==> flow/design.v <==
module spi_slave_interface #(
    parameter integer WIDTH = 16
)(
    input  logic clk,                
    input  logic rst,                
    input  logic sclk,              
    input  logic cs_n,              
    input  logic mosi,              
    output logic miso,              
    output logic wr_en,                             
    output logic [15:0] addr,                       
    output logic signed [WIDTH-1:0] wr_data,        
    input  logic signed [WIDTH-1:0] rd_data         
);
    typedef enum logic [1:0] {
        IDLE,
        SHIFT_IN,
        SHIFT_OUT
    } spi_state_t;
    spi_state_t state, next_state;
    logic [5:0] bit_count;
    logic [31:0] shift_reg;          
    logic [WIDTH-1:0] read_buffer;   
    logic [1:0] sclk_sync;
    logic sclk_rising, sclk_falling;
    always_ff @(posedge clk or posedge rst) begin
        if (rst) begin
            sclk_sync <= 2'b00;
        end else begin
            sclk_sync <= {sclk_sync[0], sclk};
        end
    end
    assign sclk_rising  = (sclk_sync == 2'b01);
    assign sclk_falling = (sclk_sync == 2'b10);
    always_ff @(posedge clk or posedge rst) begin
        if (rst) begin
            state <= IDLE;
        end else begin
            state <= next_state;
        end
    end
    always_comb begin
        next_state = state;
        case (state)
            IDLE: begin
                if (!cs_n) begin
                    next_state = SHIFT_IN;
                end
            end
            SHIFT_IN: begin
                if (bit_count == 6'd32) begin
                    next_state = SHIFT_OUT;
                end
            end
            SHIFT_OUT: begin
                if (cs_n) begin
                    next_state = IDLE;
                end
            end
            default: begin
                next_state = IDLE;
            end
        endcase
    end
    always_ff @(posedge clk or posedge rst) begin
        if (rst) begin
            shift_reg <= 32'd0;
            bit_count <= 6'd0;
        end else if (cs_n) begin
            shift_reg <= 32'd0;
            bit_count <= 6'd0;
        end else if (state == SHIFT_IN) begin
            if (sclk_rising) begin
                shift_reg <= {shift_reg[30:0], mosi};
                bit_count <= bit_count + 1;
            end
        end else if (state != SHIFT_IN) begin
            bit_count <= 6'd0;
        end
    end
    always_ff @(posedge clk or posedge rst) begin
        if (rst) begin
            wr_en   <= 1'b0;
            addr    <= 16'd0;
            wr_data <= '0;
        end else begin
            wr_en <= 1'b0;  
            if (state == SHIFT_IN && bit_count == 6'd32) begin
                addr    <= shift_reg[30:16];
                wr_data <= shift_reg[15:0];
                if (!shift_reg[31]) begin  
                    wr_en <= 1'b1;
                end
            end
        end
    end
    logic rd_pending;
    always_ff @(posedge clk or posedge rst) begin
        if (rst) begin
            rd_pending <= 1'b0;
        end else begin
            rd_pending <= (state == SHIFT_IN && bit_count == 6'd32 && shift_reg[31]);
        end
    end
    always_ff @(posedge clk or posedge rst) begin
        if (rst) begin
            read_buffer <= '0;
        end else begin
            if (rd_pending) begin
                read_buffer <= rd_data;
            end else if (state == SHIFT_OUT && sclk_falling) begin
                read_buffer <= {read_buffer[WIDTH-2:0], 1'b0};
            end
        end
    end
    always_ff @(posedge clk or posedge rst) begin
        if (rst) begin
            miso <= 1'b0;
        end else begin
            if (state == SHIFT_OUT && shift_reg[31]) begin
                miso <= read_buffer[WIDTH-1];
            end else begin
                miso <= 1'b0;
            end
        end
    end
endmodule
module parameter_register_file #(
    parameter integer WIDTH = 16,
    parameter integer NUM_NEURONS_LAYER_1 = 4,
    parameter integer NUM_NEURONS_LAYER_2 = 3
)(
    input  logic clk,
    input  logic rst,
    input  logic wr_en,
    input  logic [15:0] addr,
    input  logic signed [WIDTH-1:0] wr_data,
    output logic signed [WIDTH-1:0] rd_data,
    output logic signed [WIDTH-1:0] threshold,
    output logic signed [WIDTH-1:0] leak,
    output logic signed [WIDTH-1:0] reset_potential,
    output logic signed [WIDTH-1:0] refractory_cycles,
    output logic [NUM_NEURONS_LAYER_1-1:0][NUM_NEURONS_LAYER_2-1:0][WIDTH-1:0] synaptic_weights
);
    logic signed [WIDTH-1:0] threshold_reg, leak_reg, reset_reg, refractory_reg;
    logic [NUM_NEURONS_LAYER_1-1:0][NUM_NEURONS_LAYER_2-1:0][WIDTH-1:0] weight_mem;
    int w_idx, w_i, w_j;
    assign w_idx = addr - 16'h1000;
    assign w_i   = w_idx / NUM_NEURONS_LAYER_2;
    assign w_j   = w_idx % NUM_NEURONS_LAYER_2;
    always_ff @(posedge clk or posedge rst) begin
        if (rst) begin
            threshold_reg   <= 16'd1000;
            leak_reg        <= 16'd10;
            reset_reg       <= 16'd0;
            refractory_reg  <= 16'd10;
            for (int m = 0; m < NUM_NEURONS_LAYER_1; m++) begin
                for (int n = 0; n < NUM_NEURONS_LAYER_2; n++) begin
                    weight_mem[m][n] <= '0;
                end
            end
        end else if (wr_en) begin
            case (addr)
                16'h0000: threshold_reg  <= wr_data;
                16'h0001: leak_reg       <= wr_data;
                16'h0002: reset_reg      <= wr_data;
                16'h0003: refractory_reg <= wr_data;
                default: begin
                    if (addr >= 16'h1000 && addr < 16'h1000 + NUM_NEURONS_LAYER_1 * NUM_NEURONS_LAYER_2) begin
                        weight_mem[w_i][w_j] <= wr_data;
                    end
                end
            endcase
        end
    end
    always_comb begin
        case (addr)
            16'h0000: rd_data = threshold_reg;
            16'h0001: rd_data = leak_reg;
            16'h0002: rd_data = reset_reg;
            16'h0003: rd_data = refractory_reg;
            default: begin
                if (addr >= 16'h1000 && addr < 16'h1000 + NUM_NEURONS_LAYER_1 * NUM_NEURONS_LAYER_2) begin
                    rd_data = weight_mem[w_i][w_j];
                end else begin
                    rd_data = '0;
                end
            end
        endcase
    end
    assign threshold          = threshold_reg;
    assign leak               = leak_reg;
    assign reset_potential    = reset_reg;
    assign refractory_cycles  = refractory_reg;
    assign synaptic_weights   = weight_mem;
endmodule
module lif_neuron #(
    parameter integer WIDTH = 16
)(
    input  logic                      clk,
    input  logic                      rst,
    input  logic signed [WIDTH-1:0]   input_current,
    input  logic signed [WIDTH-1:0]   threshold,
    input  logic signed [WIDTH-1:0]   leak,
    input  logic signed [WIDTH-1:0]   reset_potential,
    input  logic signed [WIDTH-1:0]   refractory_cycles,
    output reg                        spike
);
    localparam signed [WIDTH-1:0] MAX_POTENTIAL = 2**(WIDTH-1) - 1;
    localparam signed [WIDTH-1:0] MIN_POTENTIAL = -(2**(WIDTH-1));
    logic signed [WIDTH-1:0] membrane_potential;
    logic [WIDTH-1:0] refractory_counter;
    logic in_refractory;
    logic signed [WIDTH:0] extended_sum;   
    logic signed [WIDTH-1:0] next_potential;
    logic spike_next;
    always_comb begin
        extended_sum = $signed(membrane_potential) + $signed(input_current) - $signed(leak);
        if (extended_sum > MAX_POTENTIAL)
            next_potential = MAX_POTENTIAL;
        else if (extended_sum < MIN_POTENTIAL)
            next_potential = MIN_POTENTIAL;
        else
            next_potential = extended_sum[WIDTH-1:0];
        spike_next = (!in_refractory && next_potential >= threshold);
    end
    always_ff @(posedge clk or posedge rst) begin
        if (rst) begin
            membrane_potential <= 0;
            spike <= 0;
            refractory_counter <= 0;
            in_refractory <= 0;
        end else begin
            spike <= 0;
            if (in_refractory) begin
                if (refractory_counter == 0)
                    in_refractory <= 0;
                else
                    refractory_counter <= refractory_counter - 1;
            end else begin
                if (spike_next) begin
                    spike <= 1;
                    membrane_potential <= reset_potential;
                    in_refractory <= 1;
                    refractory_counter <= refractory_cycles - 1;
                end else begin
                    membrane_potential <= next_potential;
                end
            end
        end
    end
endmodule
module fully_connected_neural_network #(
    parameter integer WIDTH = 16,
    parameter integer NUM_NEURONS_LAYER_1 = 4,
    parameter integer NUM_NEURONS_LAYER_2 = 3
)(
    input  logic clk,
    input  logic rst,
    input  logic signed [WIDTH-1:0] input_current,
    input  logic signed [WIDTH-1:0] threshold,
    input  logic signed [WIDTH-1:0] leak,
    input  logic signed [WIDTH-1:0] reset_potential,
    input  logic signed [WIDTH-1:0] refractory_cycles,
    input  logic [NUM_NEURONS_LAYER_1-1:0][NUM_NEURONS_LAYER_2-1:0][WIDTH-1:0] synaptic_weights,
    output logic [NUM_NEURONS_LAYER_2-1:0] spikes_layer_2
);
    logic spike_layer_1 [NUM_NEURONS_LAYER_1-1:0];
    logic signed [WIDTH-1:0] input_current_layer_2 [NUM_NEURONS_LAYER_2-1:0];
    logic spike_layer_2_int [NUM_NEURONS_LAYER_2-1:0];
    genvar i;
    generate
        for (i = 0; i < NUM_NEURONS_LAYER_1; i++) begin : layer_1_neurons
            lif_neuron #(
                .WIDTH(WIDTH)
            ) neuron_layer_1 (
                .clk(clk),
                .rst(rst),
                .input_current(input_current),
                .threshold(threshold),
                .leak(leak),
                .reset_potential(reset_potential),
                .refractory_cycles(refractory_cycles),
                .spike(spike_layer_1[i])
            );
        end
    endgenerate
    always_comb begin
        integer j, k;
        for (j = 0; j < NUM_NEURONS_LAYER_2; j++) begin
            input_current_layer_2[j] = 0;
            for (k = 0; k < NUM_NEURONS_LAYER_1; k++) begin
                if (spike_layer_1[k]) begin
                    input_current_layer_2[j] += synaptic_weights[k][j];
                end
            end
        end
    end
    generate
        for (i = 0; i < NUM_NEURONS_LAYER_2; i++) begin : layer_2_neurons
            lif_neuron #(
                .WIDTH(WIDTH)
            ) neuron_layer_2 (
                .clk(clk),
                .rst(rst),
                .input_current(input_current_layer_2[i]),
                .threshold(threshold),
                .leak(leak),
                .reset_potential(reset_potential),
                .refractory_cycles(refractory_cycles),
                .spike(spike_layer_2_int[i])
            );
        end
    endgenerate
    always_ff @(posedge clk or posedge rst) begin
        if (rst) begin
            spikes_layer_2 <= '0;
        end else begin
            for (int s = 0; s < NUM_NEURONS_LAYER_2; s++) begin
                spikes_layer_2[s] <= spike_layer_2_int[s];
            end
        end
    end
endmodule
module top #(
    parameter integer WIDTH = 16,
    parameter integer NUM_NEURONS_LAYER_1 = 4,
    parameter integer NUM_NEURONS_LAYER_2 = 3
)(
    input  logic clk,
    input  logic rst,
    input  logic sclk,
    input  logic cs_n,
    input  logic mosi,
    output logic miso,
    input  logic signed [WIDTH-1:0] input_current,
    output logic [NUM_NEURONS_LAYER_2-1:0] spikes
);
    logic wr_en;
    logic [15:0] addr;
    logic signed [WIDTH-1:0] wr_data;
    logic signed [WIDTH-1:0] rd_data;
    logic signed [WIDTH-1:0] threshold;
    logic signed [WIDTH-1:0] leak;
    logic signed [WIDTH-1:0] reset_potential;
    logic signed [WIDTH-1:0] refractory_cycles;
    logic [NUM_NEURONS_LAYER_1-1:0][NUM_NEURONS_LAYER_2-1:0][WIDTH-1:0] synaptic_weights;
    spi_slave_interface #(
        .WIDTH(WIDTH)
    ) spi_inst (
        .clk(clk),
        .rst(rst),
        .sclk(sclk),
        .cs_n(cs_n),
        .mosi(mosi),
        .miso(miso),
        .wr_en(wr_en),
        .addr(addr),
        .wr_data(wr_data),
        .rd_data(rd_data)
    );
    parameter_register_file #(
        .WIDTH(WIDTH),
        .NUM_NEURONS_LAYER_1(NUM_NEURONS_LAYER_1),
        .NUM_NEURONS_LAYER_2(NUM_NEURONS_LAYER_2)
    ) reg_file (
        .clk(clk),
        .rst(rst),
        .wr_en(wr_en),
        .addr(addr),
        .wr_data(wr_data),
        .rd_data(rd_data),
        .threshold(threshold),
        .leak(leak),
        .reset_potential(reset_potential),
        .refractory_cycles(refractory_cycles),
        .synaptic_weights(synaptic_weights)
    );
    fully_connected_neural_network #(
        .WIDTH(WIDTH),
        .NUM_NEURONS_LAYER_1(NUM_NEURONS_LAYER_1),
        .NUM_NEURONS_LAYER_2(NUM_NEURONS_LAYER_2)
    ) nn_inst (
        .clk(clk),
        .rst(rst),
        .input_current(input_current),
        .threshold(threshold),
        .leak(leak),
        .reset_potential(reset_potential),
        .refractory_cycles(refractory_cycles),
        .synaptic_weights(synaptic_weights),
        .spikes_layer_2(spikes)
    );
endmodule
From RTL to reports: top
Tool output for the design above, in the order of the flow.
Lines are those of the file above, counted from 1.
Cell names lack the library's common part.
{"block": "design", "top": "top", "clk_port": "clk", "cell_library": "sky130hd", "pvt_corner": "tt_025C_1v80"}

Elaborated design
Source: Yosys, flattened and elaborated. Widths are those after wreduce. Registers that Yosys merges into a memory's read port (data or address) are not register bits. Print and check cells do not count. Equal cells are merged and count once.
{"block": "word_totals", "output_inout_bits": 4, "regBits": 589, "elab_cells": 287, "in_bits": 21}
{"block": "op_classes", "equal": 20, "muxes": 100, "addsub": 35, "n_reduce_logical": 55, "multipliers": 1, "shift": 3, "compare": 23, "n_div": 2, "n_logic": 4}
{"block": "ops", "op": "16-bit two-way mux", "n": 57}
{"block": "ops", "op": "16-bit by 33-bit variable shift with 192-bit output", "n": 1}
{"block": "ops", "op": "16-bit by 33-bit variable shift with 192-bit output with constant A", "n": 1}
{"block": "ops", "op": "192-bit AND", "n": 1}
{"block": "ops", "op": "192-bit OR", "n": 1}
{"block": "ops", "op": "192-bit by 32-bit indexed select with 16-bit output", "n": 1}
{"block": "ops", "op": "192-bit NOT", "n": 1}
{"block": "ops", "op": "16-bit adder", "n": 9}
{"block": "ops", "op": "16-bit zero test", "n": 8}
{"block": "ops", "op": "16-bit by 16-bit adder with 17-bit output", "n": 7}
{"block": "ops", "op": "17-bit by 16-bit subtractor with 17-bit output", "n": 7}
{"block": "ops", "op": "17-bit by 16-bit > comparator with 1-bit output with constant B", "n": 7}
{"block": "ops", "op": "17-bit by 16-bit less-than comparator with 1-bit output with constant B", "n": 7}
{"block": "ops", "op": "16-bit by 1-bit subtractor with 16-bit output with constant B", "n": 7}
{"block": "ops", "op": "16-bit greater-or-equal comparator", "n": 7}
{"block": "ops", "op": "32-bit by 3-bit divider with 32-bit output with constant B", "n": 1}
{"block": "ops", "op": "32-bit by 3-bit remainder unit with 32-bit output with constant B", "n": 1}
{"block": "ops", "op": "32-bit by 3-bit multiplier with 28-bit output with constant B", "n": 1}
{"block": "ops", "op": "32-bit two-way mux", "n": 3}
{"block": "ops", "op": "16-bit parallel mux with 4-bit select", "n": 1}
{"block": "ops", "op": "32-bit negator with 33-bit output", "n": 1}
{"block": "ops", "op": "32-bit adder", "n": 1}
{"block": "ops", "op": "1-bit two-way mux", "n": 31}
{"block": "ops", "op": "15-bit by 2-bit equality test with 1-bit output with constant B", "n": 2}
{"block": "ops", "op": "2-bit AND reduction", "n": 13}
{"block": "ops", "op": "6-bit two-way mux", "n": 4}
{"block": "ops", "op": "2-bit nonzero test", "n": 10}
{"block": "ops", "op": "2-bit inequality test with constant B", "n": 9}
Other operator kinds: 20; their cells: 43.

Depth
Depth = most cells in a row (Yosys ltp): at word level without a register or memory, in the mapped netlist without a sequential cell, where the memories' decode and read muxes count.
{"block": "depth", "ltp_word": 16, "abc_area": 0, "depth_mapped": 75, "mapped_depth_nobuf": 66}

After synthesis
Yosys stat after the flow's synthesis: flattened, memories mapped to cells. It holds for the ABC_AREA given above (unset counts as 0); a run with the other value may have another netlist.
The area totals of this step are shown rounded.
{"block": "synth_totals", "yosys_area_um2": 51600, "seq_area_um2": 14800, "flip_flops": 590, "cells": 5650}
{"block": "by_type", "cell": "dfrtp_1", "n": 579, "type_area_um2": 1.45E+04}
{"block": "by_type", "cell": "ha_1", "n": 467, "type_area_um2": 5.84E+03}
{"block": "by_type", "cell": "mux2_2", "n": 240, "type_area_um2": 2.7E+03}
{"block": "by_type", "cell": "a21oi_1", "n": 512, "type_area_um2": 2.56E+03}
{"block": "by_type", "cell": "xnor2_1", "n": 286, "type_area_um2": 2.5E+03}
{"block": "by_type", "cell": "fa_1", "n": 123, "type_area_um2": 2.46E+03}
{"block": "by_type", "cell": "o21ai_0", "n": 441, "type_area_um2": 2.21E+03}
{"block": "by_type", "cell": "inv_1", "n": 569, "type_area_um2": 2.14E+03}
{"block": "by_type", "cell": "mux2i_1", "n": 161, "type_area_um2": 1.61E+03}
{"block": "by_type", "cell": "nand2_1", "n": 398, "type_area_um2": 1.49E+03}
{"block": "by_type", "cell": "mux2_4", "n": 72, "type_area_um2": 1.08E+03}
{"block": "by_type", "cell": "mux4_2", "n": 48, "type_area_um2": 1.08E+03}
{"block": "by_type", "cell": "o21bai_1", "n": 134, "type_area_um2": 1.01E+03}
{"block": "by_type", "cell": "nor2_1", "n": 255, "type_area_um2": 957.168}
{"block": "by_type", "cell": "clkbuf_1", "n": 187, "type_area_um2": 701.923}
{"block": "by_type", "cell": "nand3_1", "n": 139, "type_area_um2": 695.667}
{"block": "by_type", "cell": "xor2_1", "n": 72, "type_area_um2": 630.605}
{"block": "by_type", "cell": "o22ai_1", "n": 74, "type_area_um2": 462.944}
Not listed: further types 83, cells in them 893.
By module: a second synthesis without flattening, with its own total; a netlist apart from the flattened one above.
{"block": "hier_totals", "cells_unflattened": 6888, "hier_area_um2": 59000}
Each row is one instance without its submodules.
{"block": "modules", "module": "lif_neuron #(WIDTH=16)", "area_um2": 4070, "n_inst": 7, "n_cells": 505, "mod_seq_area_um2": 851}
{"block": "modules", "module": "parameter_register_file", "area_um2": 18900, "n_inst": 1, "n_cells": 1927, "mod_seq_area_um2": 6420}
{"block": "modules", "module": "fully_connected_neural_network", "area_um2": 7820, "n_inst": 1, "n_cells": 1088, "mod_seq_area_um2": 75.1}
{"block": "modules", "module": "spi_slave_interface #(WIDTH=16)", "area_um2": 3870, "n_inst": 1, "n_cells": 338, "mod_seq_area_um2": 2330}
{"block": "modules", "module": "top", "area_um2": 0.0, "n_inst": 1, "n_cells": 0, "mod_seq_area_um2": 0.0}

Timing after synthesis
Source: OpenSTA report_checks on the synthesized netlist (no wires, ideal clock, input and output delay 20% of the period each), path of least setup slack; recovery checks are left aside. Register names are those of the netlist, which keeps one name where synthesis merged equal registers.
{"block": "synth_path", "kind": "flip-flop to flip-flop", "startpoint": "register spi_inst.addr[0]", "endpoint": "register reg_file.weight_mem", "clock_period_ns": 14.0, "path_delay_ns": 13.335, "setup_time_ns": 0.128, "t_required_ns": 13.872, "driving_pins": 70, "arrival_time_ns": 13.207, "slack_ns": 0.665, "synth_period_reached_ns": 13.335}
"path_delay_ns" = arrival - input delay + setup time.
"driving_pins" counts driving pins, that of a launching flip-flop among them; a cell with two outputs on the path counts twice.
"synth_period_reached_ns" is the clock period less the worst setup slack; recovery checks do not enter. This is arithmetic on one report: input and output delays are still those of the set period (20% each).
Where an end lacks its bit number, it is one bit of the signal, or one of the new flip-flops if synthesis recoded a state register.
The rows between start and end are the longest chain of elaborated cells between them; the timing report does not say that the signal goes this way. Where chains are equally long, one stands for them.
A line is the first line of the expression or statement that the cell stems from. Yosys adds cells for indexed reads and writes and turns some case tables into memories.
{"block": "synth_between", "path_cell_list": "dfrtp_1 > inv_1 > ha_1 > or3b_2 > o31ai_1 > a221oi_1 > a221o_1 > a221oi_2 > buf_4 > nand3_1 > o311a_1 > and2_4 > o21ai_2 > o21ai_2 > a21oi_4 > inv_2 > ha_1 > inv_1 > (+34 left out) > nor2b_1 > xnor2_1 > ha_1 > o211ai_1 > o21ai_0 > a21o_1 > a21oi_1 > xnor2_1 > o41ai_1 > nor4_1 > o211ai_1 > a311o_1 > nor4_2 > buf_6 > and4_1 > buf_4 > buf_8 > mux2_1", "elab_chain_cells": 9}
{"block": "synth_lines", "element": "start: declaration", "line": 11, "rtl": "output logic [15:0] addr,"}
{"block": "synth_lines", "element": "start: assignment", "line": 84, "rtl": "addr    <= 16'd0;"}
{"block": "synth_lines", "element": "start: assignment", "line": 89, "rtl": "addr    <= shift_reg[30:16];"}
{"block": "synth_lines", "element": "15-bit by 13-bit subtractor with 16-bit output", "line": 148, "rtl": "assign w_idx = addr - 16'h1000;"}
{"block": "synth_lines", "element": "32-bit by 3-bit divider with 32-bit output", "line": 149, "rtl": "assign w_i   = w_idx / NUM_NEURONS_LAYER_2;"}
{"block": "synth_lines", "element": "32-bit by 3-bit multiplier with 28-bit output", "line": 170, "rtl": "weight_mem[w_i][w_j] <= wr_data;"}
{"block": "synth_lines", "element": "32-bit adder", "line": 170}
{"block": "synth_lines", "element": "32-bit negator with 33-bit output", "line": 170}
{"block": "synth_lines", "element": "16-bit by 33-bit variable shift with 192-bit output", "line": 170}
{"block": "synth_lines", "element": "192-bit NOT", "line": 170}
{"block": "synth_lines", "element": "192-bit AND", "line": 170}
{"block": "synth_lines", "element": "192-bit OR", "line": 170}
{"block": "synth_lines", "element": "end: assignment", "line": 159, "rtl": "weight_mem[m][n] <= '0;"}
{"block": "synth_lines", "element": "end: assignment", "line": 170}
{"block": "synth_lines", "element": "end: declaration", "line": 146, "rtl": "logic [NUM_NEURONS_LAYER_1-1:0][NUM_NEURONS_LAYER_2-1:0][WIDTH-1:0] weight_mem;"}

Path in the finished layout
Path of least setup slack in the final report of flow run B (OpenROAD, finished layout, wires in). Where an end is a register, its clock arrival counts in the times.
{"block": "layout_path", "kind": "flip-flop to flip-flop", "startpoint": "register spi_inst.addr[12]", "endpoint": "register reg_file.weight_mem", "driving_pins": 66, "setup_time_ns": 0.12, "slack_ns": 0.83, "arrival_time_ns": 13.06, "t_required_ns": 13.89, "clock_period_ns": 13.4}
Where an end lacks its bit number, it is one bit of the signal, or one of the new flip-flops if synthesis recoded a state register.
The rows between start and end are the longest chain of elaborated cells between them; the timing report does not say that the signal goes this way. Where chains are equally long, one stands for them.
{"block": "layout_between", "path_cell_list": "dfrtp_1 > or3_2 > a311o_1 > and2_1 > xnor2_1 > a221o_1 > buf_4 > a221o_1 > a311oi_2 > o21a_1 > nor2_2 > o21ai_2 > a21oi_4 > inv_2 > ha_1 > buf_4 > a211oi_1 > a32oi_1 > (+30 left out) > o21ai_0 > a31oi_1 > a2111oi_2 > nor3b_1 > nor2_1 > o21bai_1 > a21o_1 > a21o_1 > a21oi_1 > xor2_1 > xnor2_1 > xnor2_1 > mux2i_1 > mux2i_2 > buf_12 > and4_1 > buf_12 > mux2_2", "elab_chain_cells": 9}
{"block": "layout_lines", "element": "start: declaration", "line": 11, "rtl": "output logic [15:0] addr,"}
{"block": "layout_lines", "element": "start: assignment", "line": 84, "rtl": "addr    <= 16'd0;"}
{"block": "layout_lines", "element": "start: assignment", "line": 89, "rtl": "addr    <= shift_reg[30:16];"}
{"block": "layout_lines", "element": "15-bit by 13-bit subtractor with 16-bit output", "line": 148, "rtl": "assign w_idx = addr - 16'h1000;"}
{"block": "layout_lines", "element": "32-bit by 3-bit divider with 32-bit output", "line": 149, "rtl": "assign w_i   = w_idx / NUM_NEURONS_LAYER_2;"}
{"block": "layout_lines", "element": "32-bit by 3-bit multiplier with 28-bit output", "line": 170, "rtl": "weight_mem[w_i][w_j] <= wr_data;"}
{"block": "layout_lines", "element": "32-bit adder", "line": 170}
{"block": "layout_lines", "element": "32-bit negator with 33-bit output", "line": 170}
{"block": "layout_lines", "element": "16-bit by 33-bit variable shift with 192-bit output", "line": 170}
{"block": "layout_lines", "element": "192-bit NOT", "line": 170}
{"block": "layout_lines", "element": "192-bit AND", "line": 170}
{"block": "layout_lines", "element": "192-bit OR", "line": 170}
{"block": "layout_lines", "element": "end: assignment", "line": 159, "rtl": "weight_mem[m][n] <= '0;"}
{"block": "layout_lines", "element": "end: assignment", "line": 170}
{"block": "layout_lines", "element": "end: declaration", "line": 146, "rtl": "logic [NUM_NEURONS_LAYER_1-1:0][NUM_NEURONS_LAYER_2-1:0][WIDTH-1:0] weight_mem;"}

Data sheet: physical implementation of top

Measured data: module top, platform sky130hd, 2 stored runs of the flow under differing settings, order arbitrary. Input and output delays are each 20% of the period that was set; the output load is 0.01 pF.
By "clock_period_reached_ns" is meant the clock period of the run minus its worst setup slack. This is arithmetic on one report: input and output delays are still those of the set period (20% each).
"critical_path_time_ns" is the time allowed to the run's worst setup path (the clock period less input and output delay, where it has them) less its slack. Clock arrival times count: a late capture clock shortens it, a late launch clock lengthens it.
Values from the reports are rounded here.

Flow run A
==> flow/run.sh <==
#!/bin/bash
# the make line also repeats the synthesis and layout settings of config.mk as NAME=value (left out here)
make -C /OpenROAD-flow-scripts/flow DESIGN_CONFIG=/design/flow/config.mk WORK_HOME=/design/flow/orfs CLKGATE_MAP_FILE= finish
==> flow/config.mk <==
export PLATFORM = sky130hd
export DESIGN_NAME = top
export DESIGN_NICKNAME = top
export VERILOG_FILES = /design/flow/design.v
export SDC_FILE = /design/flow/constraint.sdc
export NUM_CORES = 4
export LEC_CHECK = 0
export ABC_AREA = 0
export CAP_MARGIN = 30
export CELL_PAD_IN_SITES_DETAIL_PLACEMENT = 2
export CELL_PAD_IN_SITES_GLOBAL_PLACEMENT = 0
export CORE_ASPECT_RATIO = 1.26
export CORE_MARGIN = 2
export CORE_UTILIZATION = 40
export GPL_ROUTABILITY_DRIVEN = 1
export GPL_TIMING_DRIVEN = 0
export HOLD_SLACK_MARGIN = -0.03
export SLEW_MARGIN = 20
export TNS_END_PERCENT = 85
==> flow/constraint.sdc <==
create_clock -name core_clock -period 11.0 [get_ports {clk}]
set_input_delay 2.2000 -clock core_clock [delete_from_list [all_inputs] [get_ports {clk}]]
set_output_delay 2.2000 -clock core_clock [all_outputs]
set_load 0.01 [all_outputs]

==> results of flow run A, as JSON <==
{
  "outcome": "incomplete, routing halted on GRT-0116"
}

Flow run B
==> flow/run.sh <==
#!/bin/bash
# the make line also repeats the synthesis and layout settings of config.mk as NAME=value (left out here)
make -C /OpenROAD-flow-scripts/flow DESIGN_CONFIG=/design/flow/config.mk WORK_HOME=/design/flow/orfs CLKGATE_MAP_FILE= finish
==> flow/config.mk <==
export PLATFORM = sky130hd
export DESIGN_NAME = top
export DESIGN_NICKNAME = top
export VERILOG_FILES = /design/flow/design.v
export SDC_FILE = /design/flow/constraint.sdc
export NUM_CORES = 4
export LEC_CHECK = 0
export CAP_MARGIN = 20
export CORE_MARGIN = 2
export CORE_UTILIZATION = 71
export SLEW_MARGIN = 20
==> flow/constraint.sdc <==
create_clock -name core_clock -period 13.4 [get_ports {clk}]
set_input_delay 2.6800 -clock core_clock [delete_from_list [all_inputs] [get_ports {clk}]]
set_output_delay 2.6800 -clock core_clock [all_outputs]
set_load 0.01 [all_outputs]

==> results of flow run B, as JSON <==
{
  "finish.utilization_pct": 77.8,
  "clock_period_reached_ns": 12.568,
  "timing.hold.ws_ns": 0.345,
  "yosys.chip_area_um2": 51600,
  "timing.setup.tns_ns": 0.000,
  "die_footprint_um2": 74800,
  "stdcell_area_um2": 55800,
  "final_setup_ws_ns": 0.832,
  "critical_path_time_ns": 12.57,
  "timing.worst_path_kind": "flip-flop to flip-flop"
}
